==> flow/design.v <==
module EntryBox(Ai, Bi, Pi, Gi);
  input Ai, Bi;
  output Pi, Gi;
  wire Pi, Gi;
  xor(Pi, Ai, Bi);
  and(Gi, Ai, Bi);
endmodule
module GenerateBox(Pi, Gi, Gki, G);
  input Pi, Gi, Gki;
  output G;
  wire G;
  wire w1, w2;
  and(w1, Pi, Gki);
  or(G, w1, Gi);
endmodule
module PropagateBox(Pi, Gi, Pki, Gki, P, G);
  input Pi, Gi, Pki, Gki;
  output P, G;
  wire P, G;
  and(P, Pi, Pki);  
  GenerateBox gbox(.Pi(Pi), .Gi(Gi), .Gki(Gki), .G(G));
endmodule
module SumBlock(Pi, Gki, Si);
  input Pi, Gki;
  output Si;
  wire Si;
  xor(Si, Pi, Gki);
endmodule
`timescale 1ns / 1ns
module KoggeStoneAdder8bit(A, B, Ci, S, Co);
  input Ci;
  input [7:0] A, B;
  output [7:0] S;
  output Co;
  wire [7:0] S;
  wire Co;
  wire P00, P01, P02, P03, P04, P05, P06, P07;
  wire G00, G01, G02, G03, G04, G05, G06, G07;
  wire P11, P12, P13, P14, P15, P16, P17;
  wire G10, G11, G12, G13, G14, G15, G16, G17;
  wire P23, P24, P25, P26, P27;
  wire G21, G22, G23, G24, G25, G26, G27;
  wire P37;
  wire G33, G34, G35, G36;
  EntryBox E0(.Ai(A[0]), .Bi(B[0]), .Pi(P00), .Gi(G00));
  EntryBox E1(.Ai(A[1]), .Bi(B[1]), .Pi(P01), .Gi(G01));
  EntryBox E2(.Ai(A[2]), .Bi(B[2]), .Pi(P02), .Gi(G02));
  EntryBox E3(.Ai(A[3]), .Bi(B[3]), .Pi(P03), .Gi(G03));
  EntryBox E4(.Ai(A[4]), .Bi(B[4]), .Pi(P04), .Gi(G04));
  EntryBox E5(.Ai(A[5]), .Bi(B[5]), .Pi(P05), .Gi(G05));
  EntryBox E6(.Ai(A[6]), .Bi(B[6]), .Pi(P06), .Gi(G06));
  EntryBox E7(.Ai(A[7]), .Bi(B[7]), .Pi(P07), .Gi(G07));
  GenerateBox  GB10 (.Pi(P00), .Gi(G00), .Gki(Ci),  .G(G10));
  PropagateBox PB11 (.Pi(P01), .Gi(G01), .Pki(P00), .Gki(G00), .P(P11), .G(G11));
  PropagateBox PB12 (.Pi(P02), .Gi(G02), .Pki(P01), .Gki(G01), .P(P12), .G(G12));
  PropagateBox PB13 (.Pi(P03), .Gi(G03), .Pki(P02), .Gki(G02), .P(P13), .G(G13));
  PropagateBox PB14 (.Pi(P04), .Gi(G04), .Pki(P03), .Gki(G03), .P(P14), .G(G14));
  PropagateBox PB15 (.Pi(P05), .Gi(G05), .Pki(P04), .Gki(G04), .P(P15), .G(G15));
  PropagateBox PB16 (.Pi(P06), .Gi(G06), .Pki(P05), .Gki(G05), .P(P16), .G(G16));
  PropagateBox PB17 (.Pi(P07), .Gi(G07), .Pki(P06), .Gki(G06), .P(P17), .G(G17));
  GenerateBox  GB21 (.Pi(P11), .Gi(G11), .Gki(Ci),  .G(G21));
  GenerateBox  GB22 (.Pi(P12), .Gi(G12), .Gki(G10), .G(G22));
  PropagateBox PB23 (.Pi(P13), .Gi(G13), .Pki(P11), .Gki(G11), .P(P23), .G(G23));
  PropagateBox PB24 (.Pi(P14), .Gi(G14), .Pki(P12), .Gki(G12), .P(P24), .G(G24));
  PropagateBox PB25 (.Pi(P15), .Gi(G15), .Pki(P13), .Gki(G13), .P(P25), .G(G25));
  PropagateBox PB26 (.Pi(P16), .Gi(G16), .Pki(P14), .Gki(G14), .P(P26), .G(G26));
  PropagateBox PB27 (.Pi(P17), .Gi(G17), .Pki(P15), .Gki(G15), .P(P27), .G(G27));
  GenerateBox  GB33 (.Pi(P23), .Gi(G23), .Gki(Ci),  .G(G33));
  GenerateBox  GB34 (.Pi(P24), .Gi(G24), .Gki(G10), .G(G34));
  GenerateBox  GB35 (.Pi(P25), .Gi(G25), .Gki(G21), .G(G35));
  GenerateBox  GB36 (.Pi(P26), .Gi(G26), .Gki(G22), .G(G36));
  PropagateBox PB37 (.Pi(P27), .Gi(G27), .Pki(P23), .Gki(G23), .P(P37), .G(G37));
  GenerateBox  GB47 (.Pi(P37), .Gi(G37), .Gki(Ci), .G(Co)); 
  SumBlock S0(.Pi(P00), .Gki(Ci),  .Si(S[0]));
  SumBlock S1(.Pi(P01), .Gki(G10), .Si(S[1]));
  SumBlock S2(.Pi(P02), .Gki(G21), .Si(S[2]));
  SumBlock S3(.Pi(P03), .Gki(G22), .Si(S[3]));
  SumBlock S4(.Pi(P04), .Gki(G33), .Si(S[4]));
  SumBlock S5(.Pi(P05), .Gki(G34), .Si(S[5]));
  SumBlock S6(.Pi(P06), .Gki(G35), .Si(S[6]));
  SumBlock S7(.Pi(P07), .Gki(G36), .Si(S[7]));
endmodule
`timescale 1ns / 1ns
module KSA_24bit(Ci, A, B, S, Co);
	input Ci;						 
	input [23:0] A, B;			 
	output wire [23:0] S;		 
	output wire Co;				 
	wire W1, W2;
	KoggeStoneAdder8bit KSA0(.A(A[7:0]),   .B(B[7:0]),   .Ci(Ci), .S(S[7:0]),   .Co(W1));
	KoggeStoneAdder8bit KSA1(.A(A[15:8]),  .B(B[15:8]),  .Ci(W1), .S(S[15:8]),  .Co(W2));
	KoggeStoneAdder8bit KSA2(.A(A[23:16]), .B(B[23:16]), .Ci(W2), .S(S[23:16]), .Co(Co));
endmodule
`timescale 1ns / 1ns
module KSA_48bit(Ci, A, B, S, Co);
	input Ci;						 
	input [47:0] A, B;			 
	output wire [47:0] S;		 
	output wire Co;				 
	wire W1, W2, W3, W4, W5;
	KoggeStoneAdder8bit KSA0(.A(A[7:0]),   .B(B[7:0]),   .Ci(Ci), .S(S[7:0]),   .Co(W1));
	KoggeStoneAdder8bit KSA1(.A(A[15:8]),  .B(B[15:8]),  .Ci(W1), .S(S[15:8]),  .Co(W2));
	KoggeStoneAdder8bit KSA2(.A(A[23:16]), .B(B[23:16]), .Ci(W2), .S(S[23:16]), .Co(W3));
	KoggeStoneAdder8bit KSA3(.A(A[31:24]), .B(B[31:24]), .Ci(W3), .S(S[31:24]), .Co(W4));
	KoggeStoneAdder8bit KSA4(.A(A[39:32]), .B(B[39:32]), .Ci(W4), .S(S[39:32]), .Co(W5));
	KoggeStoneAdder8bit KSA5(.A(A[47:40]), .B(B[47:40]), .Ci(W5), .S(S[47:40]), .Co(Co));
endmodule
module Mux(sel,in0,in1,out);
input wire sel;
input wire [23:0] in0,in1;
output wire [23:0] out;
assign out=(sel)? in1:in0;
endmodule
`timescale 1ns / 1ps
module FSA_24bit_u(Multiplicand, Multiplier, Result);
	input wire [23:0] Multiplicand;
	input wire [23:0] Multiplier;
	output wire [47:0] Result;
	wire [47:0] W0,	 W1,  W2,  W3,  W4,  W5,  W6,  W7,  W8,  W9,  W10, W11;
	wire [47:0] W12, W13, W14, W15, W16, W17, W18, W19, W20, W21;
	wire [23:0] WAND0,	WAND1,	WAND2,	WAND3,	WAND4,	WAND5,	WAND6,	WAND7; 
	wire [23:0] WAND8,	WAND9,	WAND10, WAND11, WAND12, WAND13, WAND14, WAND15; 
	wire [23:0] WAND16, WAND17, WAND18, WAND19, WAND20, WAND21, WAND22, WAND23;
	and(WAND0[0], Multiplicand[0], Multiplier[0]);
	and(WAND0[1], Multiplicand[1], Multiplier[0]);
	and(WAND0[2], Multiplicand[2], Multiplier[0]);
	and(WAND0[3], Multiplicand[3], Multiplier[0]);
	and(WAND0[4], Multiplicand[4], Multiplier[0]);
	and(WAND0[5], Multiplicand[5], Multiplier[0]);
	and(WAND0[6], Multiplicand[6], Multiplier[0]);
	and(WAND0[7], Multiplicand[7], Multiplier[0]);
	and(WAND0[8], Multiplicand[8], Multiplier[0]);
	and(WAND0[9], Multiplicand[9], Multiplier[0]);
	and(WAND0[10], Multiplicand[10], Multiplier[0]);
	and(WAND0[11], Multiplicand[11], Multiplier[0]);
	and(WAND0[12], Multiplicand[12], Multiplier[0]);
	and(WAND0[13], Multiplicand[13], Multiplier[0]);
	and(WAND0[14], Multiplicand[14], Multiplier[0]);
	and(WAND0[15], Multiplicand[15], Multiplier[0]);
	and(WAND0[16], Multiplicand[16], Multiplier[0]);
	and(WAND0[17], Multiplicand[17], Multiplier[0]);
	and(WAND0[18], Multiplicand[18], Multiplier[0]);
	and(WAND0[19], Multiplicand[19], Multiplier[0]);
	and(WAND0[20], Multiplicand[20], Multiplier[0]);
	and(WAND0[21], Multiplicand[21], Multiplier[0]);
	and(WAND0[22], Multiplicand[22], Multiplier[0]);
	and(WAND0[23], Multiplicand[23], Multiplier[0]);
	and(WAND1[0], Multiplicand[0], Multiplier[1]);
	and(WAND1[1], Multiplicand[1], Multiplier[1]);
	and(WAND1[2], Multiplicand[2], Multiplier[1]);
	and(WAND1[3], Multiplicand[3], Multiplier[1]);
	and(WAND1[4], Multiplicand[4], Multiplier[1]);
	and(WAND1[5], Multiplicand[5], Multiplier[1]);
	and(WAND1[6], Multiplicand[6], Multiplier[1]);
	and(WAND1[7], Multiplicand[7], Multiplier[1]);
	and(WAND1[8], Multiplicand[8], Multiplier[1]);
	and(WAND1[9], Multiplicand[9], Multiplier[1]);
	and(WAND1[10], Multiplicand[10], Multiplier[1]);
	and(WAND1[11], Multiplicand[11], Multiplier[1]);
	and(WAND1[12], Multiplicand[12], Multiplier[1]);
	and(WAND1[13], Multiplicand[13], Multiplier[1]);
	and(WAND1[14], Multiplicand[14], Multiplier[1]);
	and(WAND1[15], Multiplicand[15], Multiplier[1]);
	and(WAND1[16], Multiplicand[16], Multiplier[1]);
	and(WAND1[17], Multiplicand[17], Multiplier[1]);
	and(WAND1[18], Multiplicand[18], Multiplier[1]);
	and(WAND1[19], Multiplicand[19], Multiplier[1]);
	and(WAND1[20], Multiplicand[20], Multiplier[1]);
	and(WAND1[21], Multiplicand[21], Multiplier[1]);
	and(WAND1[22], Multiplicand[22], Multiplier[1]);
	and(WAND1[23], Multiplicand[23], Multiplier[1]);
	and(WAND2[0], Multiplicand[0], Multiplier[2]);
	and(WAND2[1], Multiplicand[1], Multiplier[2]);
	and(WAND2[2], Multiplicand[2], Multiplier[2]);
	and(WAND2[3], Multiplicand[3], Multiplier[2]);
	and(WAND2[4], Multiplicand[4], Multiplier[2]);
	and(WAND2[5], Multiplicand[5], Multiplier[2]);
	and(WAND2[6], Multiplicand[6], Multiplier[2]);
	and(WAND2[7], Multiplicand[7], Multiplier[2]);
	and(WAND2[8], Multiplicand[8], Multiplier[2]);
	and(WAND2[9], Multiplicand[9], Multiplier[2]);
	and(WAND2[10], Multiplicand[10], Multiplier[2]);
	and(WAND2[11], Multiplicand[11], Multiplier[2]);
	and(WAND2[12], Multiplicand[12], Multiplier[2]);
	and(WAND2[13], Multiplicand[13], Multiplier[2]);
	and(WAND2[14], Multiplicand[14], Multiplier[2]);
	and(WAND2[15], Multiplicand[15], Multiplier[2]);
	and(WAND2[16], Multiplicand[16], Multiplier[2]);
	and(WAND2[17], Multiplicand[17], Multiplier[2]);
	and(WAND2[18], Multiplicand[18], Multiplier[2]);
	and(WAND2[19], Multiplicand[19], Multiplier[2]);
	and(WAND2[20], Multiplicand[20], Multiplier[2]);
	and(WAND2[21], Multiplicand[21], Multiplier[2]);
	and(WAND2[22], Multiplicand[22], Multiplier[2]);
	and(WAND2[23], Multiplicand[23], Multiplier[2]);
	and(WAND3[0], Multiplicand[0], Multiplier[3]);
	and(WAND3[1], Multiplicand[1], Multiplier[3]);
	and(WAND3[2], Multiplicand[2], Multiplier[3]);
	and(WAND3[3], Multiplicand[3], Multiplier[3]);
	and(WAND3[4], Multiplicand[4], Multiplier[3]);
	and(WAND3[5], Multiplicand[5], Multiplier[3]);
	and(WAND3[6], Multiplicand[6], Multiplier[3]);
	and(WAND3[7], Multiplicand[7], Multiplier[3]);
	and(WAND3[8], Multiplicand[8], Multiplier[3]);
	and(WAND3[9], Multiplicand[9], Multiplier[3]);
	and(WAND3[10], Multiplicand[10], Multiplier[3]);
	and(WAND3[11], Multiplicand[11], Multiplier[3]);
	and(WAND3[12], Multiplicand[12], Multiplier[3]);
	and(WAND3[13], Multiplicand[13], Multiplier[3]);
	and(WAND3[14], Multiplicand[14], Multiplier[3]);
	and(WAND3[15], Multiplicand[15], Multiplier[3]);
	and(WAND3[16], Multiplicand[16], Multiplier[3]);
	and(WAND3[17], Multiplicand[17], Multiplier[3]);
	and(WAND3[18], Multiplicand[18], Multiplier[3]);
	and(WAND3[19], Multiplicand[19], Multiplier[3]);
	and(WAND3[20], Multiplicand[20], Multiplier[3]);
	and(WAND3[21], Multiplicand[21], Multiplier[3]);
	and(WAND3[22], Multiplicand[22], Multiplier[3]);
	and(WAND3[23], Multiplicand[23], Multiplier[3]);
	and(WAND4[0], Multiplicand[0], Multiplier[4]);
	and(WAND4[1], Multiplicand[1], Multiplier[4]);
	and(WAND4[2], Multiplicand[2], Multiplier[4]);
	and(WAND4[3], Multiplicand[3], Multiplier[4]);
	and(WAND4[4], Multiplicand[4], Multiplier[4]);
	and(WAND4[5], Multiplicand[5], Multiplier[4]);
	and(WAND4[6], Multiplicand[6], Multiplier[4]);
	and(WAND4[7], Multiplicand[7], Multiplier[4]);
	and(WAND4[8], Multiplicand[8], Multiplier[4]);
	and(WAND4[9], Multiplicand[9], Multiplier[4]);
	and(WAND4[10], Multiplicand[10], Multiplier[4]);
	and(WAND4[11], Multiplicand[11], Multiplier[4]);
	and(WAND4[12], Multiplicand[12], Multiplier[4]);
	and(WAND4[13], Multiplicand[13], Multiplier[4]);
	and(WAND4[14], Multiplicand[14], Multiplier[4]);
	and(WAND4[15], Multiplicand[15], Multiplier[4]);
	and(WAND4[16], Multiplicand[16], Multiplier[4]);
	and(WAND4[17], Multiplicand[17], Multiplier[4]);
	and(WAND4[18], Multiplicand[18], Multiplier[4]);
	and(WAND4[19], Multiplicand[19], Multiplier[4]);
	and(WAND4[20], Multiplicand[20], Multiplier[4]);
	and(WAND4[21], Multiplicand[21], Multiplier[4]);
	and(WAND4[22], Multiplicand[22], Multiplier[4]);
	and(WAND4[23], Multiplicand[23], Multiplier[4]);
	and(WAND5[0], Multiplicand[0], Multiplier[5]);
	and(WAND5[1], Multiplicand[1], Multiplier[5]);
	and(WAND5[2], Multiplicand[2], Multiplier[5]);
	and(WAND5[3], Multiplicand[3], Multiplier[5]);
	and(WAND5[4], Multiplicand[4], Multiplier[5]);
	and(WAND5[5], Multiplicand[5], Multiplier[5]);
	and(WAND5[6], Multiplicand[6], Multiplier[5]);
	and(WAND5[7], Multiplicand[7], Multiplier[5]);
	and(WAND5[8], Multiplicand[8], Multiplier[5]);
	and(WAND5[9], Multiplicand[9], Multiplier[5]);
	and(WAND5[10], Multiplicand[10], Multiplier[5]);
	and(WAND5[11], Multiplicand[11], Multiplier[5]);
	and(WAND5[12], Multiplicand[12], Multiplier[5]);
	and(WAND5[13], Multiplicand[13], Multiplier[5]);
	and(WAND5[14], Multiplicand[14], Multiplier[5]);
	and(WAND5[15], Multiplicand[15], Multiplier[5]);
	and(WAND5[16], Multiplicand[16], Multiplier[5]);
	and(WAND5[17], Multiplicand[17], Multiplier[5]);
	and(WAND5[18], Multiplicand[18], Multiplier[5]);
	and(WAND5[19], Multiplicand[19], Multiplier[5]);
	and(WAND5[20], Multiplicand[20], Multiplier[5]);
	and(WAND5[21], Multiplicand[21], Multiplier[5]);
	and(WAND5[22], Multiplicand[22], Multiplier[5]);
	and(WAND5[23], Multiplicand[23], Multiplier[5]);
	and(WAND6[0], Multiplicand[0], Multiplier[6]);
	and(WAND6[1], Multiplicand[1], Multiplier[6]);
	and(WAND6[2], Multiplicand[2], Multiplier[6]);
	and(WAND6[3], Multiplicand[3], Multiplier[6]);
	and(WAND6[4], Multiplicand[4], Multiplier[6]);
	and(WAND6[5], Multiplicand[5], Multiplier[6]);
	and(WAND6[6], Multiplicand[6], Multiplier[6]);
	and(WAND6[7], Multiplicand[7], Multiplier[6]);
	and(WAND6[8], Multiplicand[8], Multiplier[6]);
	and(WAND6[9], Multiplicand[9], Multiplier[6]);
	and(WAND6[10], Multiplicand[10], Multiplier[6]);
	and(WAND6[11], Multiplicand[11], Multiplier[6]);
	and(WAND6[12], Multiplicand[12], Multiplier[6]);
	and(WAND6[13], Multiplicand[13], Multiplier[6]);
	and(WAND6[14], Multiplicand[14], Multiplier[6]);
	and(WAND6[15], Multiplicand[15], Multiplier[6]);
	and(WAND6[16], Multiplicand[16], Multiplier[6]);
	and(WAND6[17], Multiplicand[17], Multiplier[6]);
	and(WAND6[18], Multiplicand[18], Multiplier[6]);
	and(WAND6[19], Multiplicand[19], Multiplier[6]);
	and(WAND6[20], Multiplicand[20], Multiplier[6]);
	and(WAND6[21], Multiplicand[21], Multiplier[6]);
	and(WAND6[22], Multiplicand[22], Multiplier[6]);
	and(WAND6[23], Multiplicand[23], Multiplier[6]);
	and(WAND7[0], Multiplicand[0], Multiplier[7]);
	and(WAND7[1], Multiplicand[1], Multiplier[7]);
	and(WAND7[2], Multiplicand[2], Multiplier[7]);
	and(WAND7[3], Multiplicand[3], Multiplier[7]);
	and(WAND7[4], Multiplicand[4], Multiplier[7]);
	and(WAND7[5], Multiplicand[5], Multiplier[7]);
	and(WAND7[6], Multiplicand[6], Multiplier[7]);
	and(WAND7[7], Multiplicand[7], Multiplier[7]);
	and(WAND7[8], Multiplicand[8], Multiplier[7]);
	and(WAND7[9], Multiplicand[9], Multiplier[7]);
	and(WAND7[10], Multiplicand[10], Multiplier[7]);
	and(WAND7[11], Multiplicand[11], Multiplier[7]);
	and(WAND7[12], Multiplicand[12], Multiplier[7]);
	and(WAND7[13], Multiplicand[13], Multiplier[7]);
	and(WAND7[14], Multiplicand[14], Multiplier[7]);
	and(WAND7[15], Multiplicand[15], Multiplier[7]);
	and(WAND7[16], Multiplicand[16], Multiplier[7]);
	and(WAND7[17], Multiplicand[17], Multiplier[7]);
	and(WAND7[18], Multiplicand[18], Multiplier[7]);
	and(WAND7[19], Multiplicand[19], Multiplier[7]);
	and(WAND7[20], Multiplicand[20], Multiplier[7]);
	and(WAND7[21], Multiplicand[21], Multiplier[7]);
	and(WAND7[22], Multiplicand[22], Multiplier[7]);
	and(WAND7[23], Multiplicand[23], Multiplier[7]);
	and(WAND8[0], Multiplicand[0], Multiplier[8]);
	and(WAND8[1], Multiplicand[1], Multiplier[8]);
	and(WAND8[2], Multiplicand[2], Multiplier[8]);
	and(WAND8[3], Multiplicand[3], Multiplier[8]);
	and(WAND8[4], Multiplicand[4], Multiplier[8]);
	and(WAND8[5], Multiplicand[5], Multiplier[8]);
	and(WAND8[6], Multiplicand[6], Multiplier[8]);
	and(WAND8[7], Multiplicand[7], Multiplier[8]);
	and(WAND8[8], Multiplicand[8], Multiplier[8]);
	and(WAND8[9], Multiplicand[9], Multiplier[8]);
	and(WAND8[10], Multiplicand[10], Multiplier[8]);
	and(WAND8[11], Multiplicand[11], Multiplier[8]);
	and(WAND8[12], Multiplicand[12], Multiplier[8]);
	and(WAND8[13], Multiplicand[13], Multiplier[8]);
	and(WAND8[14], Multiplicand[14], Multiplier[8]);
	and(WAND8[15], Multiplicand[15], Multiplier[8]);
	and(WAND8[16], Multiplicand[16], Multiplier[8]);
	and(WAND8[17], Multiplicand[17], Multiplier[8]);
	and(WAND8[18], Multiplicand[18], Multiplier[8]);
	and(WAND8[19], Multiplicand[19], Multiplier[8]);
	and(WAND8[20], Multiplicand[20], Multiplier[8]);
	and(WAND8[21], Multiplicand[21], Multiplier[8]);
	and(WAND8[22], Multiplicand[22], Multiplier[8]);
	and(WAND8[23], Multiplicand[23], Multiplier[8]);
	and(WAND9[0], Multiplicand[0], Multiplier[9]);
	and(WAND9[1], Multiplicand[1], Multiplier[9]);
	and(WAND9[2], Multiplicand[2], Multiplier[9]);
	and(WAND9[3], Multiplicand[3], Multiplier[9]);
	and(WAND9[4], Multiplicand[4], Multiplier[9]);
	and(WAND9[5], Multiplicand[5], Multiplier[9]);
	and(WAND9[6], Multiplicand[6], Multiplier[9]);
	and(WAND9[7], Multiplicand[7], Multiplier[9]);
	and(WAND9[8], Multiplicand[8], Multiplier[9]);
	and(WAND9[9], Multiplicand[9], Multiplier[9]);
	and(WAND9[10], Multiplicand[10], Multiplier[9]);
	and(WAND9[11], Multiplicand[11], Multiplier[9]);
	and(WAND9[12], Multiplicand[12], Multiplier[9]);
	and(WAND9[13], Multiplicand[13], Multiplier[9]);
	and(WAND9[14], Multiplicand[14], Multiplier[9]);
	and(WAND9[15], Multiplicand[15], Multiplier[9]);
	and(WAND9[16], Multiplicand[16], Multiplier[9]);
	and(WAND9[17], Multiplicand[17], Multiplier[9]);
	and(WAND9[18], Multiplicand[18], Multiplier[9]);
	and(WAND9[19], Multiplicand[19], Multiplier[9]);
	and(WAND9[20], Multiplicand[20], Multiplier[9]);
	and(WAND9[21], Multiplicand[21], Multiplier[9]);
	and(WAND9[22], Multiplicand[22], Multiplier[9]);
	and(WAND9[23], Multiplicand[23], Multiplier[9]);
	and(WAND10[0], Multiplicand[0], Multiplier[10]);
	and(WAND10[1], Multiplicand[1], Multiplier[10]);
	and(WAND10[2], Multiplicand[2], Multiplier[10]);
	and(WAND10[3], Multiplicand[3], Multiplier[10]);
	and(WAND10[4], Multiplicand[4], Multiplier[10]);
	and(WAND10[5], Multiplicand[5], Multiplier[10]);
	and(WAND10[6], Multiplicand[6], Multiplier[10]);
	and(WAND10[7], Multiplicand[7], Multiplier[10]);
	and(WAND10[8], Multiplicand[8], Multiplier[10]);
	and(WAND10[9], Multiplicand[9], Multiplier[10]);
	and(WAND10[10], Multiplicand[10], Multiplier[10]);
	and(WAND10[11], Multiplicand[11], Multiplier[10]);
	and(WAND10[12], Multiplicand[12], Multiplier[10]);
	and(WAND10[13], Multiplicand[13], Multiplier[10]);
	and(WAND10[14], Multiplicand[14], Multiplier[10]);
	and(WAND10[15], Multiplicand[15], Multiplier[10]);
	and(WAND10[16], Multiplicand[16], Multiplier[10]);
	and(WAND10[17], Multiplicand[17], Multiplier[10]);
	and(WAND10[18], Multiplicand[18], Multiplier[10]);
	and(WAND10[19], Multiplicand[19], Multiplier[10]);
	and(WAND10[20], Multiplicand[20], Multiplier[10]);
	and(WAND10[21], Multiplicand[21], Multiplier[10]);
	and(WAND10[22], Multiplicand[22], Multiplier[10]);
	and(WAND10[23], Multiplicand[23], Multiplier[10]);
	and(WAND11[0], Multiplicand[0], Multiplier[11]);
	and(WAND11[1], Multiplicand[1], Multiplier[11]);
	and(WAND11[2], Multiplicand[2], Multiplier[11]);
	and(WAND11[3], Multiplicand[3], Multiplier[11]);
	and(WAND11[4], Multiplicand[4], Multiplier[11]);
	and(WAND11[5], Multiplicand[5], Multiplier[11]);
	and(WAND11[6], Multiplicand[6], Multiplier[11]);
	and(WAND11[7], Multiplicand[7], Multiplier[11]);
	and(WAND11[8], Multiplicand[8], Multiplier[11]);
	and(WAND11[9], Multiplicand[9], Multiplier[11]);
	and(WAND11[10], Multiplicand[10], Multiplier[11]);
	and(WAND11[11], Multiplicand[11], Multiplier[11]);
	and(WAND11[12], Multiplicand[12], Multiplier[11]);
	and(WAND11[13], Multiplicand[13], Multiplier[11]);
	and(WAND11[14], Multiplicand[14], Multiplier[11]);
	and(WAND11[15], Multiplicand[15], Multiplier[11]);
	and(WAND11[16], Multiplicand[16], Multiplier[11]);
	and(WAND11[17], Multiplicand[17], Multiplier[11]);
	and(WAND11[18], Multiplicand[18], Multiplier[11]);
	and(WAND11[19], Multiplicand[19], Multiplier[11]);
	and(WAND11[20], Multiplicand[20], Multiplier[11]);
	and(WAND11[21], Multiplicand[21], Multiplier[11]);
	and(WAND11[22], Multiplicand[22], Multiplier[11]);
	and(WAND11[23], Multiplicand[23], Multiplier[11]);
	and(WAND12[0], Multiplicand[0], Multiplier[12]);
	and(WAND12[1], Multiplicand[1], Multiplier[12]);
	and(WAND12[2], Multiplicand[2], Multiplier[12]);
	and(WAND12[3], Multiplicand[3], Multiplier[12]);
	and(WAND12[4], Multiplicand[4], Multiplier[12]);
	and(WAND12[5], Multiplicand[5], Multiplier[12]);
	and(WAND12[6], Multiplicand[6], Multiplier[12]);
	and(WAND12[7], Multiplicand[7], Multiplier[12]);
	and(WAND12[8], Multiplicand[8], Multiplier[12]);
	and(WAND12[9], Multiplicand[9], Multiplier[12]);
	and(WAND12[10], Multiplicand[10], Multiplier[12]);
	and(WAND12[11], Multiplicand[11], Multiplier[12]);
	and(WAND12[12], Multiplicand[12], Multiplier[12]);
	and(WAND12[13], Multiplicand[13], Multiplier[12]);
	and(WAND12[14], Multiplicand[14], Multiplier[12]);
	and(WAND12[15], Multiplicand[15], Multiplier[12]);
	and(WAND12[16], Multiplicand[16], Multiplier[12]);
	and(WAND12[17], Multiplicand[17], Multiplier[12]);
	and(WAND12[18], Multiplicand[18], Multiplier[12]);
	and(WAND12[19], Multiplicand[19], Multiplier[12]);
	and(WAND12[20], Multiplicand[20], Multiplier[12]);
	and(WAND12[21], Multiplicand[21], Multiplier[12]);
	and(WAND12[22], Multiplicand[22], Multiplier[12]);
	and(WAND12[23], Multiplicand[23], Multiplier[12]);
	and(WAND13[0], Multiplicand[0], Multiplier[13]);
	and(WAND13[1], Multiplicand[1], Multiplier[13]);
	and(WAND13[2], Multiplicand[2], Multiplier[13]);
	and(WAND13[3], Multiplicand[3], Multiplier[13]);
	and(WAND13[4], Multiplicand[4], Multiplier[13]);
	and(WAND13[5], Multiplicand[5], Multiplier[13]);
	and(WAND13[6], Multiplicand[6], Multiplier[13]);
	and(WAND13[7], Multiplicand[7], Multiplier[13]);
	and(WAND13[8], Multiplicand[8], Multiplier[13]);
	and(WAND13[9], Multiplicand[9], Multiplier[13]);
	and(WAND13[10], Multiplicand[10], Multiplier[13]);
	and(WAND13[11], Multiplicand[11], Multiplier[13]);
	and(WAND13[12], Multiplicand[12], Multiplier[13]);
	and(WAND13[13], Multiplicand[13], Multiplier[13]);
	and(WAND13[14], Multiplicand[14], Multiplier[13]);
	and(WAND13[15], Multiplicand[15], Multiplier[13]);
	and(WAND13[16], Multiplicand[16], Multiplier[13]);
	and(WAND13[17], Multiplicand[17], Multiplier[13]);
	and(WAND13[18], Multiplicand[18], Multiplier[13]);
	and(WAND13[19], Multiplicand[19], Multiplier[13]);
	and(WAND13[20], Multiplicand[20], Multiplier[13]);
	and(WAND13[21], Multiplicand[21], Multiplier[13]);
	and(WAND13[22], Multiplicand[22], Multiplier[13]);
	and(WAND13[23], Multiplicand[23], Multiplier[13]);
	and(WAND14[0], Multiplicand[0], Multiplier[14]);
	and(WAND14[1], Multiplicand[1], Multiplier[14]);
	and(WAND14[2], Multiplicand[2], Multiplier[14]);
	and(WAND14[3], Multiplicand[3], Multiplier[14]);
	and(WAND14[4], Multiplicand[4], Multiplier[14]);
	and(WAND14[5], Multiplicand[5], Multiplier[14]);
	and(WAND14[6], Multiplicand[6], Multiplier[14]);
	and(WAND14[7], Multiplicand[7], Multiplier[14]);
	and(WAND14[8], Multiplicand[8], Multiplier[14]);
	and(WAND14[9], Multiplicand[9], Multiplier[14]);
	and(WAND14[10], Multiplicand[10], Multiplier[14]);
	and(WAND14[11], Multiplicand[11], Multiplier[14]);
	and(WAND14[12], Multiplicand[12], Multiplier[14]);
	and(WAND14[13], Multiplicand[13], Multiplier[14]);
	and(WAND14[14], Multiplicand[14], Multiplier[14]);
	and(WAND14[15], Multiplicand[15], Multiplier[14]);
	and(WAND14[16], Multiplicand[16], Multiplier[14]);
	and(WAND14[17], Multiplicand[17], Multiplier[14]);
	and(WAND14[18], Multiplicand[18], Multiplier[14]);
	and(WAND14[19], Multiplicand[19], Multiplier[14]);
	and(WAND14[20], Multiplicand[20], Multiplier[14]);
	and(WAND14[21], Multiplicand[21], Multiplier[14]);
	and(WAND14[22], Multiplicand[22], Multiplier[14]);
	and(WAND14[23], Multiplicand[23], Multiplier[14]);
	and(WAND15[0], Multiplicand[0], Multiplier[15]);
	and(WAND15[1], Multiplicand[1], Multiplier[15]);
	and(WAND15[2], Multiplicand[2], Multiplier[15]);
	and(WAND15[3], Multiplicand[3], Multiplier[15]);
	and(WAND15[4], Multiplicand[4], Multiplier[15]);
	and(WAND15[5], Multiplicand[5], Multiplier[15]);
	and(WAND15[6], Multiplicand[6], Multiplier[15]);
	and(WAND15[7], Multiplicand[7], Multiplier[15]);
	and(WAND15[8], Multiplicand[8], Multiplier[15]);
	and(WAND15[9], Multiplicand[9], Multiplier[15]);
	and(WAND15[10], Multiplicand[10], Multiplier[15]);
	and(WAND15[11], Multiplicand[11], Multiplier[15]);
	and(WAND15[12], Multiplicand[12], Multiplier[15]);
	and(WAND15[13], Multiplicand[13], Multiplier[15]);
	and(WAND15[14], Multiplicand[14], Multiplier[15]);
	and(WAND15[15], Multiplicand[15], Multiplier[15]);
	and(WAND15[16], Multiplicand[16], Multiplier[15]);
	and(WAND15[17], Multiplicand[17], Multiplier[15]);
	and(WAND15[18], Multiplicand[18], Multiplier[15]);
	and(WAND15[19], Multiplicand[19], Multiplier[15]);
	and(WAND15[20], Multiplicand[20], Multiplier[15]);
	and(WAND15[21], Multiplicand[21], Multiplier[15]);
	and(WAND15[22], Multiplicand[22], Multiplier[15]);
	and(WAND15[23], Multiplicand[23], Multiplier[15]);
	and(WAND16[0], Multiplicand[0], Multiplier[16]);
	and(WAND16[1], Multiplicand[1], Multiplier[16]);
	and(WAND16[2], Multiplicand[2], Multiplier[16]);
	and(WAND16[3], Multiplicand[3], Multiplier[16]);
	and(WAND16[4], Multiplicand[4], Multiplier[16]);
	and(WAND16[5], Multiplicand[5], Multiplier[16]);
	and(WAND16[6], Multiplicand[6], Multiplier[16]);
	and(WAND16[7], Multiplicand[7], Multiplier[16]);
	and(WAND16[8], Multiplicand[8], Multiplier[16]);
	and(WAND16[9], Multiplicand[9], Multiplier[16]);
	and(WAND16[10], Multiplicand[10], Multiplier[16]);
	and(WAND16[11], Multiplicand[11], Multiplier[16]);
	and(WAND16[12], Multiplicand[12], Multiplier[16]);
	and(WAND16[13], Multiplicand[13], Multiplier[16]);
	and(WAND16[14], Multiplicand[14], Multiplier[16]);
	and(WAND16[15], Multiplicand[15], Multiplier[16]);
	and(WAND16[16], Multiplicand[16], Multiplier[16]);
	and(WAND16[17], Multiplicand[17], Multiplier[16]);
	and(WAND16[18], Multiplicand[18], Multiplier[16]);
	and(WAND16[19], Multiplicand[19], Multiplier[16]);
	and(WAND16[20], Multiplicand[20], Multiplier[16]);
	and(WAND16[21], Multiplicand[21], Multiplier[16]);
	and(WAND16[22], Multiplicand[22], Multiplier[16]);
	and(WAND16[23], Multiplicand[23], Multiplier[16]);
	and(WAND17[0], Multiplicand[0], Multiplier[17]);
	and(WAND17[1], Multiplicand[1], Multiplier[17]);
	and(WAND17[2], Multiplicand[2], Multiplier[17]);
	and(WAND17[3], Multiplicand[3], Multiplier[17]);
	and(WAND17[4], Multiplicand[4], Multiplier[17]);
	and(WAND17[5], Multiplicand[5], Multiplier[17]);
	and(WAND17[6], Multiplicand[6], Multiplier[17]);
	and(WAND17[7], Multiplicand[7], Multiplier[17]);
	and(WAND17[8], Multiplicand[8], Multiplier[17]);
	and(WAND17[9], Multiplicand[9], Multiplier[17]);
	and(WAND17[10], Multiplicand[10], Multiplier[17]);
	and(WAND17[11], Multiplicand[11], Multiplier[17]);
	and(WAND17[12], Multiplicand[12], Multiplier[17]);
	and(WAND17[13], Multiplicand[13], Multiplier[17]);
	and(WAND17[14], Multiplicand[14], Multiplier[17]);
	and(WAND17[15], Multiplicand[15], Multiplier[17]);
	and(WAND17[16], Multiplicand[16], Multiplier[17]);
	and(WAND17[17], Multiplicand[17], Multiplier[17]);
	and(WAND17[18], Multiplicand[18], Multiplier[17]);
	and(WAND17[19], Multiplicand[19], Multiplier[17]);
	and(WAND17[20], Multiplicand[20], Multiplier[17]);
	and(WAND17[21], Multiplicand[21], Multiplier[17]);
	and(WAND17[22], Multiplicand[22], Multiplier[17]);
	and(WAND17[23], Multiplicand[23], Multiplier[17]);
	and(WAND18[0], Multiplicand[0], Multiplier[18]);
	and(WAND18[1], Multiplicand[1], Multiplier[18]);
	and(WAND18[2], Multiplicand[2], Multiplier[18]);
	and(WAND18[3], Multiplicand[3], Multiplier[18]);
	and(WAND18[4], Multiplicand[4], Multiplier[18]);
	and(WAND18[5], Multiplicand[5], Multiplier[18]);
	and(WAND18[6], Multiplicand[6], Multiplier[18]);
	and(WAND18[7], Multiplicand[7], Multiplier[18]);
	and(WAND18[8], Multiplicand[8], Multiplier[18]);
	and(WAND18[9], Multiplicand[9], Multiplier[18]);
	and(WAND18[10], Multiplicand[10], Multiplier[18]);
	and(WAND18[11], Multiplicand[11], Multiplier[18]);
	and(WAND18[12], Multiplicand[12], Multiplier[18]);
	and(WAND18[13], Multiplicand[13], Multiplier[18]);
	and(WAND18[14], Multiplicand[14], Multiplier[18]);
	and(WAND18[15], Multiplicand[15], Multiplier[18]);
	and(WAND18[16], Multiplicand[16], Multiplier[18]);
	and(WAND18[17], Multiplicand[17], Multiplier[18]);
	and(WAND18[18], Multiplicand[18], Multiplier[18]);
	and(WAND18[19], Multiplicand[19], Multiplier[18]);
	and(WAND18[20], Multiplicand[20], Multiplier[18]);
	and(WAND18[21], Multiplicand[21], Multiplier[18]);
	and(WAND18[22], Multiplicand[22], Multiplier[18]);
	and(WAND18[23], Multiplicand[23], Multiplier[18]);
	and(WAND19[0], Multiplicand[0], Multiplier[19]);
	and(WAND19[1], Multiplicand[1], Multiplier[19]);
	and(WAND19[2], Multiplicand[2], Multiplier[19]);
	and(WAND19[3], Multiplicand[3], Multiplier[19]);
	and(WAND19[4], Multiplicand[4], Multiplier[19]);
	and(WAND19[5], Multiplicand[5], Multiplier[19]);
	and(WAND19[6], Multiplicand[6], Multiplier[19]);
	and(WAND19[7], Multiplicand[7], Multiplier[19]);
	and(WAND19[8], Multiplicand[8], Multiplier[19]);
	and(WAND19[9], Multiplicand[9], Multiplier[19]);
	and(WAND19[10], Multiplicand[10], Multiplier[19]);
	and(WAND19[11], Multiplicand[11], Multiplier[19]);
	and(WAND19[12], Multiplicand[12], Multiplier[19]);
	and(WAND19[13], Multiplicand[13], Multiplier[19]);
	and(WAND19[14], Multiplicand[14], Multiplier[19]);
	and(WAND19[15], Multiplicand[15], Multiplier[19]);
	and(WAND19[16], Multiplicand[16], Multiplier[19]);
	and(WAND19[17], Multiplicand[17], Multiplier[19]);
	and(WAND19[18], Multiplicand[18], Multiplier[19]);
	and(WAND19[19], Multiplicand[19], Multiplier[19]);
	and(WAND19[20], Multiplicand[20], Multiplier[19]);
	and(WAND19[21], Multiplicand[21], Multiplier[19]);
	and(WAND19[22], Multiplicand[22], Multiplier[19]);
	and(WAND19[23], Multiplicand[23], Multiplier[19]);
	and(WAND20[0], Multiplicand[0], Multiplier[20]);
	and(WAND20[1], Multiplicand[1], Multiplier[20]);
	and(WAND20[2], Multiplicand[2], Multiplier[20]);
	and(WAND20[3], Multiplicand[3], Multiplier[20]);
	and(WAND20[4], Multiplicand[4], Multiplier[20]);
	and(WAND20[5], Multiplicand[5], Multiplier[20]);
	and(WAND20[6], Multiplicand[6], Multiplier[20]);
	and(WAND20[7], Multiplicand[7], Multiplier[20]);
	and(WAND20[8], Multiplicand[8], Multiplier[20]);
	and(WAND20[9], Multiplicand[9], Multiplier[20]);
	and(WAND20[10], Multiplicand[10], Multiplier[20]);
	and(WAND20[11], Multiplicand[11], Multiplier[20]);
	and(WAND20[12], Multiplicand[12], Multiplier[20]);
	and(WAND20[13], Multiplicand[13], Multiplier[20]);
	and(WAND20[14], Multiplicand[14], Multiplier[20]);
	and(WAND20[15], Multiplicand[15], Multiplier[20]);
	and(WAND20[16], Multiplicand[16], Multiplier[20]);
	and(WAND20[17], Multiplicand[17], Multiplier[20]);
	and(WAND20[18], Multiplicand[18], Multiplier[20]);
	and(WAND20[19], Multiplicand[19], Multiplier[20]);
	and(WAND20[20], Multiplicand[20], Multiplier[20]);
	and(WAND20[21], Multiplicand[21], Multiplier[20]);
	and(WAND20[22], Multiplicand[22], Multiplier[20]);
	and(WAND20[23], Multiplicand[23], Multiplier[20]);
	and(WAND21[0], Multiplicand[0], Multiplier[21]);
	and(WAND21[1], Multiplicand[1], Multiplier[21]);
	and(WAND21[2], Multiplicand[2], Multiplier[21]);
	and(WAND21[3], Multiplicand[3], Multiplier[21]);
	and(WAND21[4], Multiplicand[4], Multiplier[21]);
	and(WAND21[5], Multiplicand[5], Multiplier[21]);
	and(WAND21[6], Multiplicand[6], Multiplier[21]);
	and(WAND21[7], Multiplicand[7], Multiplier[21]);
	and(WAND21[8], Multiplicand[8], Multiplier[21]);
	and(WAND21[9], Multiplicand[9], Multiplier[21]);
	and(WAND21[10], Multiplicand[10], Multiplier[21]);
	and(WAND21[11], Multiplicand[11], Multiplier[21]);
	and(WAND21[12], Multiplicand[12], Multiplier[21]);
	and(WAND21[13], Multiplicand[13], Multiplier[21]);
	and(WAND21[14], Multiplicand[14], Multiplier[21]);
	and(WAND21[15], Multiplicand[15], Multiplier[21]);
	and(WAND21[16], Multiplicand[16], Multiplier[21]);
	and(WAND21[17], Multiplicand[17], Multiplier[21]);
	and(WAND21[18], Multiplicand[18], Multiplier[21]);
	and(WAND21[19], Multiplicand[19], Multiplier[21]);
	and(WAND21[20], Multiplicand[20], Multiplier[21]);
	and(WAND21[21], Multiplicand[21], Multiplier[21]);
	and(WAND21[22], Multiplicand[22], Multiplier[21]);
	and(WAND21[23], Multiplicand[23], Multiplier[21]);
	and(WAND22[0], Multiplicand[0], Multiplier[22]);
	and(WAND22[1], Multiplicand[1], Multiplier[22]);
	and(WAND22[2], Multiplicand[2], Multiplier[22]);
	and(WAND22[3], Multiplicand[3], Multiplier[22]);
	and(WAND22[4], Multiplicand[4], Multiplier[22]);
	and(WAND22[5], Multiplicand[5], Multiplier[22]);
	and(WAND22[6], Multiplicand[6], Multiplier[22]);
	and(WAND22[7], Multiplicand[7], Multiplier[22]);
	and(WAND22[8], Multiplicand[8], Multiplier[22]);
	and(WAND22[9], Multiplicand[9], Multiplier[22]);
	and(WAND22[10], Multiplicand[10], Multiplier[22]);
	and(WAND22[11], Multiplicand[11], Multiplier[22]);
	and(WAND22[12], Multiplicand[12], Multiplier[22]);
	and(WAND22[13], Multiplicand[13], Multiplier[22]);
	and(WAND22[14], Multiplicand[14], Multiplier[22]);
	and(WAND22[15], Multiplicand[15], Multiplier[22]);
	and(WAND22[16], Multiplicand[16], Multiplier[22]);
	and(WAND22[17], Multiplicand[17], Multiplier[22]);
	and(WAND22[18], Multiplicand[18], Multiplier[22]);
	and(WAND22[19], Multiplicand[19], Multiplier[22]);
	and(WAND22[20], Multiplicand[20], Multiplier[22]);
	and(WAND22[21], Multiplicand[21], Multiplier[22]);
	and(WAND22[22], Multiplicand[22], Multiplier[22]);
	and(WAND22[23], Multiplicand[23], Multiplier[22]);
	and(WAND23[0], Multiplicand[0], Multiplier[23]);
	and(WAND23[1], Multiplicand[1], Multiplier[23]);
	and(WAND23[2], Multiplicand[2], Multiplier[23]);
	and(WAND23[3], Multiplicand[3], Multiplier[23]);
	and(WAND23[4], Multiplicand[4], Multiplier[23]);
	and(WAND23[5], Multiplicand[5], Multiplier[23]);
	and(WAND23[6], Multiplicand[6], Multiplier[23]);
	and(WAND23[7], Multiplicand[7], Multiplier[23]);
	and(WAND23[8], Multiplicand[8], Multiplier[23]);
	and(WAND23[9], Multiplicand[9], Multiplier[23]);
	and(WAND23[10], Multiplicand[10], Multiplier[23]);
	and(WAND23[11], Multiplicand[11], Multiplier[23]);
	and(WAND23[12], Multiplicand[12], Multiplier[23]);
	and(WAND23[13], Multiplicand[13], Multiplier[23]);
	and(WAND23[14], Multiplicand[14], Multiplier[23]);
	and(WAND23[15], Multiplicand[15], Multiplier[23]);
	and(WAND23[16], Multiplicand[16], Multiplier[23]);
	and(WAND23[17], Multiplicand[17], Multiplier[23]);
	and(WAND23[18], Multiplicand[18], Multiplier[23]);
	and(WAND23[19], Multiplicand[19], Multiplier[23]);
	and(WAND23[20], Multiplicand[20], Multiplier[23]);
	and(WAND23[21], Multiplicand[21], Multiplier[23]);
	and(WAND23[22], Multiplicand[22], Multiplier[23]);
	and(WAND23[23], Multiplicand[23], Multiplier[23]);
	KSA_48bit KSA0  (.Ci(1'b0), .A({24'b0, WAND0}),         .B({23'b0, WAND1, 1'b0}),   .S(W0),  .Co());
	KSA_48bit KSA1  (.Ci(1'b0), .A({22'b0, WAND2, 2'b0}),   .B({21'b0, WAND3, 3'b0}),   .S(W1),  .Co());
	KSA_48bit KSA2  (.Ci(1'b0), .A({20'b0, WAND4, 4'b0}),   .B({19'b0, WAND5, 5'b0}),   .S(W2),  .Co());
	KSA_48bit KSA3  (.Ci(1'b0), .A({18'b0, WAND6, 6'b0}),   .B({17'b0, WAND7, 7'b0}),   .S(W3),  .Co());
	KSA_48bit KSA4  (.Ci(1'b0), .A({16'b0, WAND8, 8'b0}),   .B({15'b0, WAND9, 9'b0}),   .S(W4),  .Co());
	KSA_48bit KSA5  (.Ci(1'b0), .A({14'b0, WAND10, 10'b0}), .B({13'b0, WAND11, 11'b0}), .S(W5),  .Co());
	KSA_48bit KSA6  (.Ci(1'b0), .A({12'b0, WAND12, 12'b0}), .B({11'b0, WAND13, 13'b0}), .S(W6),  .Co());
	KSA_48bit KSA7  (.Ci(1'b0), .A({10'b0, WAND14, 14'b0}), .B({9'b0, WAND15, 15'b0}),  .S(W7),  .Co());
	KSA_48bit KSA8  (.Ci(1'b0), .A({8'b0, WAND16, 16'b0}),  .B({7'b0, WAND17, 17'b0}),  .S(W8),  .Co());
	KSA_48bit KSA9  (.Ci(1'b0), .A({6'b0, WAND18, 18'b0}),  .B({5'b0, WAND19, 19'b0}),  .S(W9),  .Co());
	KSA_48bit KSA10 (.Ci(1'b0), .A({4'b0, WAND20, 20'b0}),  .B({3'b0, WAND21, 21'b0}),  .S(W10), .Co());
	KSA_48bit KSA11 (.Ci(1'b0), .A({2'b0, WAND22, 22'b0}),  .B({1'b0, WAND23, 23'b0}),  .S(W11), .Co());
	KSA_48bit KSA12 (.Ci(1'b0), .A(W0),    .B(W1),    .S(W12),   .Co());
	KSA_48bit KSA13 (.Ci(1'b0), .A(W2),    .B(W3),    .S(W13),   .Co());
	KSA_48bit KSA14 (.Ci(1'b0), .A(W4),    .B(W5),    .S(W14),   .Co());
	KSA_48bit KSA15 (.Ci(1'b0), .A(W6),    .B(W7),    .S(W15),   .Co());
	KSA_48bit KSA16 (.Ci(1'b0), .A(W8),    .B(W9),    .S(W16),   .Co());
	KSA_48bit KSA17 (.Ci(1'b0), .A(W10),   .B(W11),   .S(W17),   .Co());
	KSA_48bit KSA18 (.Ci(1'b0), .A(W12),   .B(W13),   .S(W18),   .Co());
	KSA_48bit KSA19 (.Ci(1'b0), .A(W14),   .B(W15),   .S(W19),   .Co());
	KSA_48bit KSA20 (.Ci(1'b0), .A(W16),   .B(W17),   .S(W20),   .Co());
	KSA_48bit KSA21 (.Ci(1'b0), .A(W18),   .B(W19),   .S(W21),   .Co());
	KSA_48bit KSA22 (.Ci(1'b0), .A(W20),   .B(W21),   .S(Result),   .Co());
endmodule
`timescale 1ns / 1ps
module FloatMultiplier_rounding(Multiplicand, Multiplier, Result);
	input wire [31:0] Multiplicand;
	input wire [31:0] Multiplier;
	output wire [31:0] Result;
	wire [47:0] Wmult;
	wire [23:0] Wmux, Wround;
	wire [7:0] WE1;
	FSA_24bit_u Mult( .Multiplicand({1'b1,Multiplicand[22:0]}), .Multiplier({1'b1,Multiplier[22:0]}), .Result(Wmult));
	Mux m2to1( .sel(Wmult[47]), .in0(Wmult[45:22]), .in1(Wmult[46:23]), .out(Wmux));
	KSA_24bit addr( .Ci(Wmux[0]), .A({1'b0,Wmux[23:1]}), .B(24'b0), .S(Wround), .Co());
	assign Result[22:0] = Wround[22:0];
	KoggeStoneAdder8bit Add1( .A(Multiplicand[30:23]), .B(8'b10000001), .Ci(Wmult[47]), .S(WE1), .Co());
	KoggeStoneAdder8bit Add2( .A(WE1), .B(Multiplier[30:23]), .Ci(Wround[23]), .S(Result[30:23]), .Co());
	xor x1(Result[31],Multiplicand[31],Multiplier[31]);
endmodule
module Circle_Area_Calculator(clk, rst, radius, area);
  input wire clk, rst;
  input wire [31:0] radius;
  output reg [31:0] area;
  wire [31:0] Square_radius, Result;
  parameter Pi = 32'b01000000010010010000111111010000;
  FloatMultiplier_rounding FM0(.Multiplicand(radius), .Multiplier(radius), .Result(Square_radius));
  FloatMultiplier_rounding FM1(.Multiplicand(Square_radius), .Multiplier(Pi), .Result(Result));
  always @(posedge clk) begin
	if(rst) begin
		area[31:0] <= 1'b0;
	end else begin
		area[31:0] <= Result[31:0];
	end
  end
endmodule
Reports on Circle_Area_Calculator
Tool output for the design above, in the order of the flow.
Line numbers count from 1 in the design file above.
Library cell names are shortened.
{"block": "setup", "top_module": "Circle_Area_Calculator", "clock": "clk", "lib": "sky130hd", "lib_corner": "tt_025C_1v80"}

Word level
Source: Yosys, flattened and elaborated, memories not mapped. Widths are those after wreduce; folded enables and synchronous resets count as part of the registers. Registers that Yosys merges into a memory's read port (data or address) are not register bits. Print and check cells do not count. Equal cells are merged and count once.
{"block": "bits", "regBits": 31, "inputBits": 34, "output_inout_bits": 32, "wordCells": 7077}
{"block": "classes", "muxes": 2, "n_logic": 7074}
{"block": "ops", "cell": "bitwise AND 1 bit", "n": 3896}
{"block": "ops", "cell": "bitwise OR 1 bit", "n": 1718}
{"block": "ops", "cell": "bitwise XOR 1 bit", "n": 1447}
{"block": "ops", "cell": "2-to-1 mux 24 bit", "n": 2}
{"block": "ops", "cell": "inverter 1 bit", "n": 13}

Depth
Depth = most cells in a row (Yosys ltp): at word level without a register or memory, in the mapped netlist without a sequential cell, where the memories' decode and read muxes count.
{"block": "depth", "word_depth": 131, "ABC_AREA": 0, "depth_mapped": 141, "depth_no_buf": 135}

Synthesis result
Yosys stat after the flow's synthesis: flattened, memories mapped to cells. It holds for the ABC_AREA given above (unset counts as 0); a run with the other value may have another netlist.
Totals and module areas in this step are rounded.
{"block": "by_type", "cell": "ha_1", "n": 630}
{"block": "by_type", "cell": "xnor2_1", "n": 416}
{"block": "by_type", "cell": "fa_1", "n": 104}
{"block": "by_type", "cell": "a21oi_1", "n": 406}
{"block": "by_type", "cell": "xor2_1", "n": 181}
{"block": "by_type", "cell": "a21o_1", "n": 185}
{"block": "by_type", "cell": "inv_1", "n": 339}
{"block": "by_type", "cell": "and2_1", "n": 198}
{"block": "by_type", "cell": "nor2_1", "n": 310}
{"block": "by_type", "cell": "o21ai_0", "n": 224}
{"block": "by_type", "cell": "o21a_1", "n": 117}
{"block": "by_type", "cell": "o21bai_1", "n": 110}
{"block": "by_type", "cell": "nor2b_1", "n": 124}
{"block": "by_type", "cell": "nand2_1", "n": 179}
{"block": "by_type", "cell": "dfxtp_1", "n": 31}
{"block": "by_type", "cell": "nand2b_1", "n": 98}
{"block": "by_type", "cell": "nor3_1", "n": 93}
{"block": "by_type", "cell": "clkbuf_1", "n": 79}
Other cell types: 88; their cells: 473.
{"block": "mapped", "cell_count": 4297, "yosys_area_um2": 32000, "sequential_area_um2": 620, "ff_cells": 31}
The figures by module come from a second, unflattened synthesis with its own total; it is not the netlist above.
{"block": "unflattened", "cells_unflattened": 15775, "hier_area_um2": 130000}
Each row is one instance without its submodules.
{"block": "by_module", "module": "GenerateBox", "n_inst": 6006, "cells": 1, "area_um2": 7.5}
{"block": "by_module", "module": "EntryBox", "n_inst": 2288, "cells": 1, "area_um2": 13}
{"block": "by_module", "module": "PropagateBox", "n_inst": 3718, "cells": 1, "area_um2": 6.3}
{"block": "by_module", "module": "SumBlock", "n_inst": 2288, "cells": 1, "area_um2": 8.8}
{"block": "by_module", "module": "FSA_24bit_u", "n_inst": 2, "cells": 673, "area_um2": 4400}
{"block": "by_module", "module": "Circle_Area_Calculator", "n_inst": 1, "cells": 69, "area_um2": 870}
{"block": "by_module", "module": "Mux", "n_inst": 2, "cells": 27, "area_um2": 400}
{"block": "by_module", "module": "FloatMultiplier_rounding", "n_inst": 2, "cells": 3, "area_um2": 16}
{"block": "by_module", "module": "KSA_24bit", "n_inst": 2, "cells": 0, "area_um2": 0.0}
{"block": "by_module", "module": "KSA_48bit", "n_inst": 46, "cells": 0, "area_um2": 0.0}
{"block": "by_module", "module": "KoggeStoneAdder8bit", "n_inst": 286, "cells": 0, "area_um2": 0.0}

Worst setup path after synthesis
Path of least setup slack by OpenSTA after synthesis, without wires, with an ideal clock, recovery checks aside; 20% of the period is set as input and as output delay. Where synthesis merged equal registers, the netlist keeps one of their names.
{"block": "synth_timing", "path_kind": "in2reg", "start": "in radius[2]", "end": "reg area[30]", "period_ns": 30.0, "input_delay_ns": 6.000, "setup_ns": 0.128, "launch_ns": 6.000, "arrival_time_ns": 29.452, "required_ns": 29.872, "slack_ns": 0.421, "delay_ns": 23.580, "driving_pins": 134, "synth_period_reached_ns": 29.579}
"delay_ns" = arrival - input delay + setup time.
"driving_pins" counts driving pins, that of a launching flip-flop among them; a cell with two outputs on the path counts twice.
"synth_period_reached_ns" is the clock period less the worst setup slack; recovery checks do not enter. This is arithmetic on one report: input and output delays are still those of the set period (20% each).
The rows between start and end are the longest chain of elaborated cells between them; the timing report does not say that the signal goes this way. Where chains are equally long, one stands for them.
Each line given opens the expression or statement behind the cell; cells for indexed reads and writes are added by Yosys, which also makes memories of some case tables.
{"block": "synth_via", "cell_sequence": "clkbuf_1 clkbuf_1 and2_1 ha_1 a31o_2 a21oi_1 maj3_1 o21a_1 o21bai_1 a21oi_1 fa_1 inv_1 ha_1 o21a_1 o21a_1 o21a_1 o21ai_0 a21boi_0 (+98 left out) nand3_1 o21ai_0 o211ai_4 nand2_1 clkbuf_1 clkbuf_1 a21oi_1 ha_1 nor2b_1 nand2_1 a211oi_2 and3_1 ha_1 nand2_1 or3_1 nor4_1 xnor2_1 nor2_1", "elab_chain_cells": 131, "cone_cells": 5023, "classes_between": "mux (2); logic (5021)"}
{"block": "synth_rtl", "element": "from (decl)", "line": 742, "rtl": "input wire [31:0] radius;"}
{"block": "synth_rtl", "element": "bitwise AND 1 bit", "line": 150, "rtl": "and(WAND1[2], Multiplicand[2], Multiplier[1]);"}
{"block": "synth_rtl", "element": "bitwise XOR 1 bit", "line": 5, "rtl": "xor(Pi, Ai, Bi);"}
{"block": "synth_rtl", "element": "bitwise AND 1 bit", "line": 20, "rtl": "and(P, Pi, Pki);"}
{"block": "synth_rtl", "element": "bitwise AND 1 bit", "line": 13, "rtl": "and(w1, Pi, Gki);"}
{"block": "synth_rtl", "element": "bitwise OR 1 bit", "line": 14, "rtl": "or(G, w1, Gi);"}
{"block": "synth_rtl", "element": "bitwise AND 1 bit", "line": 13}
{"block": "synth_rtl", "element": "bitwise OR 1 bit", "line": 14}
{"block": "synth_rtl", "element": "(+105 left out)"}
{"block": "synth_rtl", "element": "bitwise OR 1 bit (2 in a row)", "line": 14}
{"block": "synth_rtl", "element": "bitwise AND 1 bit (3 in a row)", "line": 13}
{"block": "synth_rtl", "element": "bitwise XOR 1 bit", "line": 27, "rtl": "xor(Si, Pi, Gki);"}
{"block": "synth_rtl", "element": "2-to-1 mux 24 bit", "line": 112, "rtl": "assign out=(sel)? in1:in0;"}
{"block": "synth_rtl", "element": "bitwise AND 1 bit (3 in a row)", "line": 20}
{"block": "synth_rtl", "element": "bitwise AND 1 bit (8 in a row)", "line": 13}
{"block": "synth_rtl", "element": "bitwise XOR 1 bit", "line": 27}
{"block": "synth_rtl", "element": "to (assign)", "line": 750, "rtl": "area[31:0] <= 1'b0;"}
{"block": "synth_rtl", "element": "to (assign)", "line": 752, "rtl": "area[31:0] <= Result[31:0];"}
{"block": "synth_rtl", "element": "to (decl)", "line": 743, "rtl": "output reg [31:0] area;"}

Worst path after layout
Path of least setup slack in the final report of entry A (OpenROAD, finished layout, wires in). Where an end is a register, its clock arrival counts in the times.
{"block": "layout_timing", "path_kind": "in2reg", "start": "in radius[2]", "end": "reg area[28]", "period_ns": 30.0, "input_delay_ns": 6.00, "setup_ns": 0.08, "launch_ns": 6.00, "arrival_time_ns": 28.89, "required_ns": 30.20, "slack_ns": 1.31, "driving_pins": 133}
The rows between start and end are the longest chain of elaborated cells between them; the timing report does not say that the signal goes this way. Where chains are equally long, one stands for them.
{"block": "layout_via", "cell_sequence": "dlymetal6s2s_1 and2_1 ha_1 a31o_2 a21oi_2 maj3_1 o21a_1 o21bai_2 a21oi_2 fa_1 inv_1 ha_1 o21a_1 o21a_1 o21a_1 o21ai_2 a21boi_1 o21ai_1 (+97 left out) ha_2 nand4_1 o31ai_4 o211ai_4 buf_4 a31oi_4 and3_1 ha_1 nor2b_2 nand2_1 a211oi_2 and3_4 ha_1 nand2_1 or3_4 buf_4 o21ai_0 nor3b_1", "elab_chain_cells": 130, "cone_cells": 4985, "classes_between": "mux (2); logic (4983)"}
{"block": "layout_rtl", "element": "from (decl)", "line": 742, "rtl": "input wire [31:0] radius;"}
{"block": "layout_rtl", "element": "bitwise AND 1 bit", "line": 150, "rtl": "and(WAND1[2], Multiplicand[2], Multiplier[1]);"}
{"block": "layout_rtl", "element": "bitwise XOR 1 bit", "line": 5, "rtl": "xor(Pi, Ai, Bi);"}
{"block": "layout_rtl", "element": "bitwise AND 1 bit", "line": 20, "rtl": "and(P, Pi, Pki);"}
{"block": "layout_rtl", "element": "bitwise AND 1 bit", "line": 13, "rtl": "and(w1, Pi, Gki);"}
{"block": "layout_rtl", "element": "bitwise OR 1 bit", "line": 14, "rtl": "or(G, w1, Gi);"}
{"block": "layout_rtl", "element": "bitwise AND 1 bit", "line": 13}
{"block": "layout_rtl", "element": "bitwise OR 1 bit", "line": 14}
{"block": "layout_rtl", "element": "(+105 left out)"}
{"block": "layout_rtl", "element": "bitwise OR 1 bit (2 in a row)", "line": 14}
{"block": "layout_rtl", "element": "bitwise AND 1 bit (3 in a row)", "line": 13}
{"block": "layout_rtl", "element": "bitwise XOR 1 bit", "line": 27, "rtl": "xor(Si, Pi, Gki);"}
{"block": "layout_rtl", "element": "2-to-1 mux 24 bit", "line": 112, "rtl": "assign out=(sel)? in1:in0;"}
{"block": "layout_rtl", "element": "bitwise AND 1 bit (3 in a row)", "line": 20}
{"block": "layout_rtl", "element": "bitwise AND 1 bit (7 in a row)", "line": 13}
{"block": "layout_rtl", "element": "bitwise XOR 1 bit", "line": 27}
{"block": "layout_rtl", "element": "to (assign)", "line": 750, "rtl": "area[31:0] <= 1'b0;"}
{"block": "layout_rtl", "element": "to (assign)", "line": 752, "rtl": "area[31:0] <= Result[31:0];"}
{"block": "layout_rtl", "element": "to (decl)", "line": 743, "rtl": "output reg [31:0] area;"}

Add stored flow runs of Circle_Area_Calculator

Stored flow runs of Circle_Area_Calculator (3 of them; Yosys, OpenROAD, sky130hd). They differ in their settings and are not a sequence. Constraints: input delay and output delay 20% of the set period each, output load 0.01 pF.
"critical_path_time_ns" is the time allowed to the run's worst setup path (the clock period less input and output delay, where it has them) less its slack. Clock arrival times count: a late capture clock shortens it, a late launch clock lengthens it.
Measured values are rounded.

{"run": "entry A", "settings": { "period_ns": 30.0, "CAP_MARGIN": 20, "CORE_MARGIN": 2, "CORE_UTILIZATION": 40, "SLEW_MARGIN": 20 }, "results": { "yosys.chip_area_um2": 32000, "critical_path_time_ns": 22.69, "worst_path_kind": "in2reg", "die_area_um2": 83000, "timing.setup.ws_ns": 1.3, "post_route_util_pct": 46, "final_cell_area_um2": 37000 }}
{"run": "entry B", "settings": { "ABC_AREA": 1, "CELL_PAD_IN_SITES_DETAIL_PLACEMENT": 2, "CORE_ASPECT_RATIO": 0.99, "CORE_MARGIN": 3, "CTS_CLUSTER_DIAMETER": 357, "CTS_CLUSTER_SIZE": 20, "GPL_ROUTABILITY_DRIVEN": 0, "PLACE_DENSITY_LB_ADDON": 0.24, "SETUP_SLACK_MARGIN": 4.29, "TNS_END_PERCENT": 85, "period_ns": 30.0, "CAP_MARGIN": 20, "CORE_UTILIZATION": 40, "SLEW_MARGIN": 20 }, "outcome": "incomplete, clock tree synthesis halted on DPL-0033"}
{"run": "entry C", "settings": { "ABC_AREA": 1, "CELL_PAD_IN_SITES_DETAIL_PLACEMENT": 2, "CORE_ASPECT_RATIO": 1.71, "CTS_CLUSTER_SIZE": 94, "GPL_TIMING_DRIVEN": 1, "MAX_ROUTING_LAYER": "met4", "MIN_ROUTING_LAYER": "met2", "SETUP_SLACK_MARGIN": 2.1, "SLEW_MARGIN": 35, "period_ns": 18.3, "CAP_MARGIN": 20, "CORE_MARGIN": 2, "CORE_UTILIZATION": 40 }, "outcome": "incomplete, placement halted on DPL-0033"}
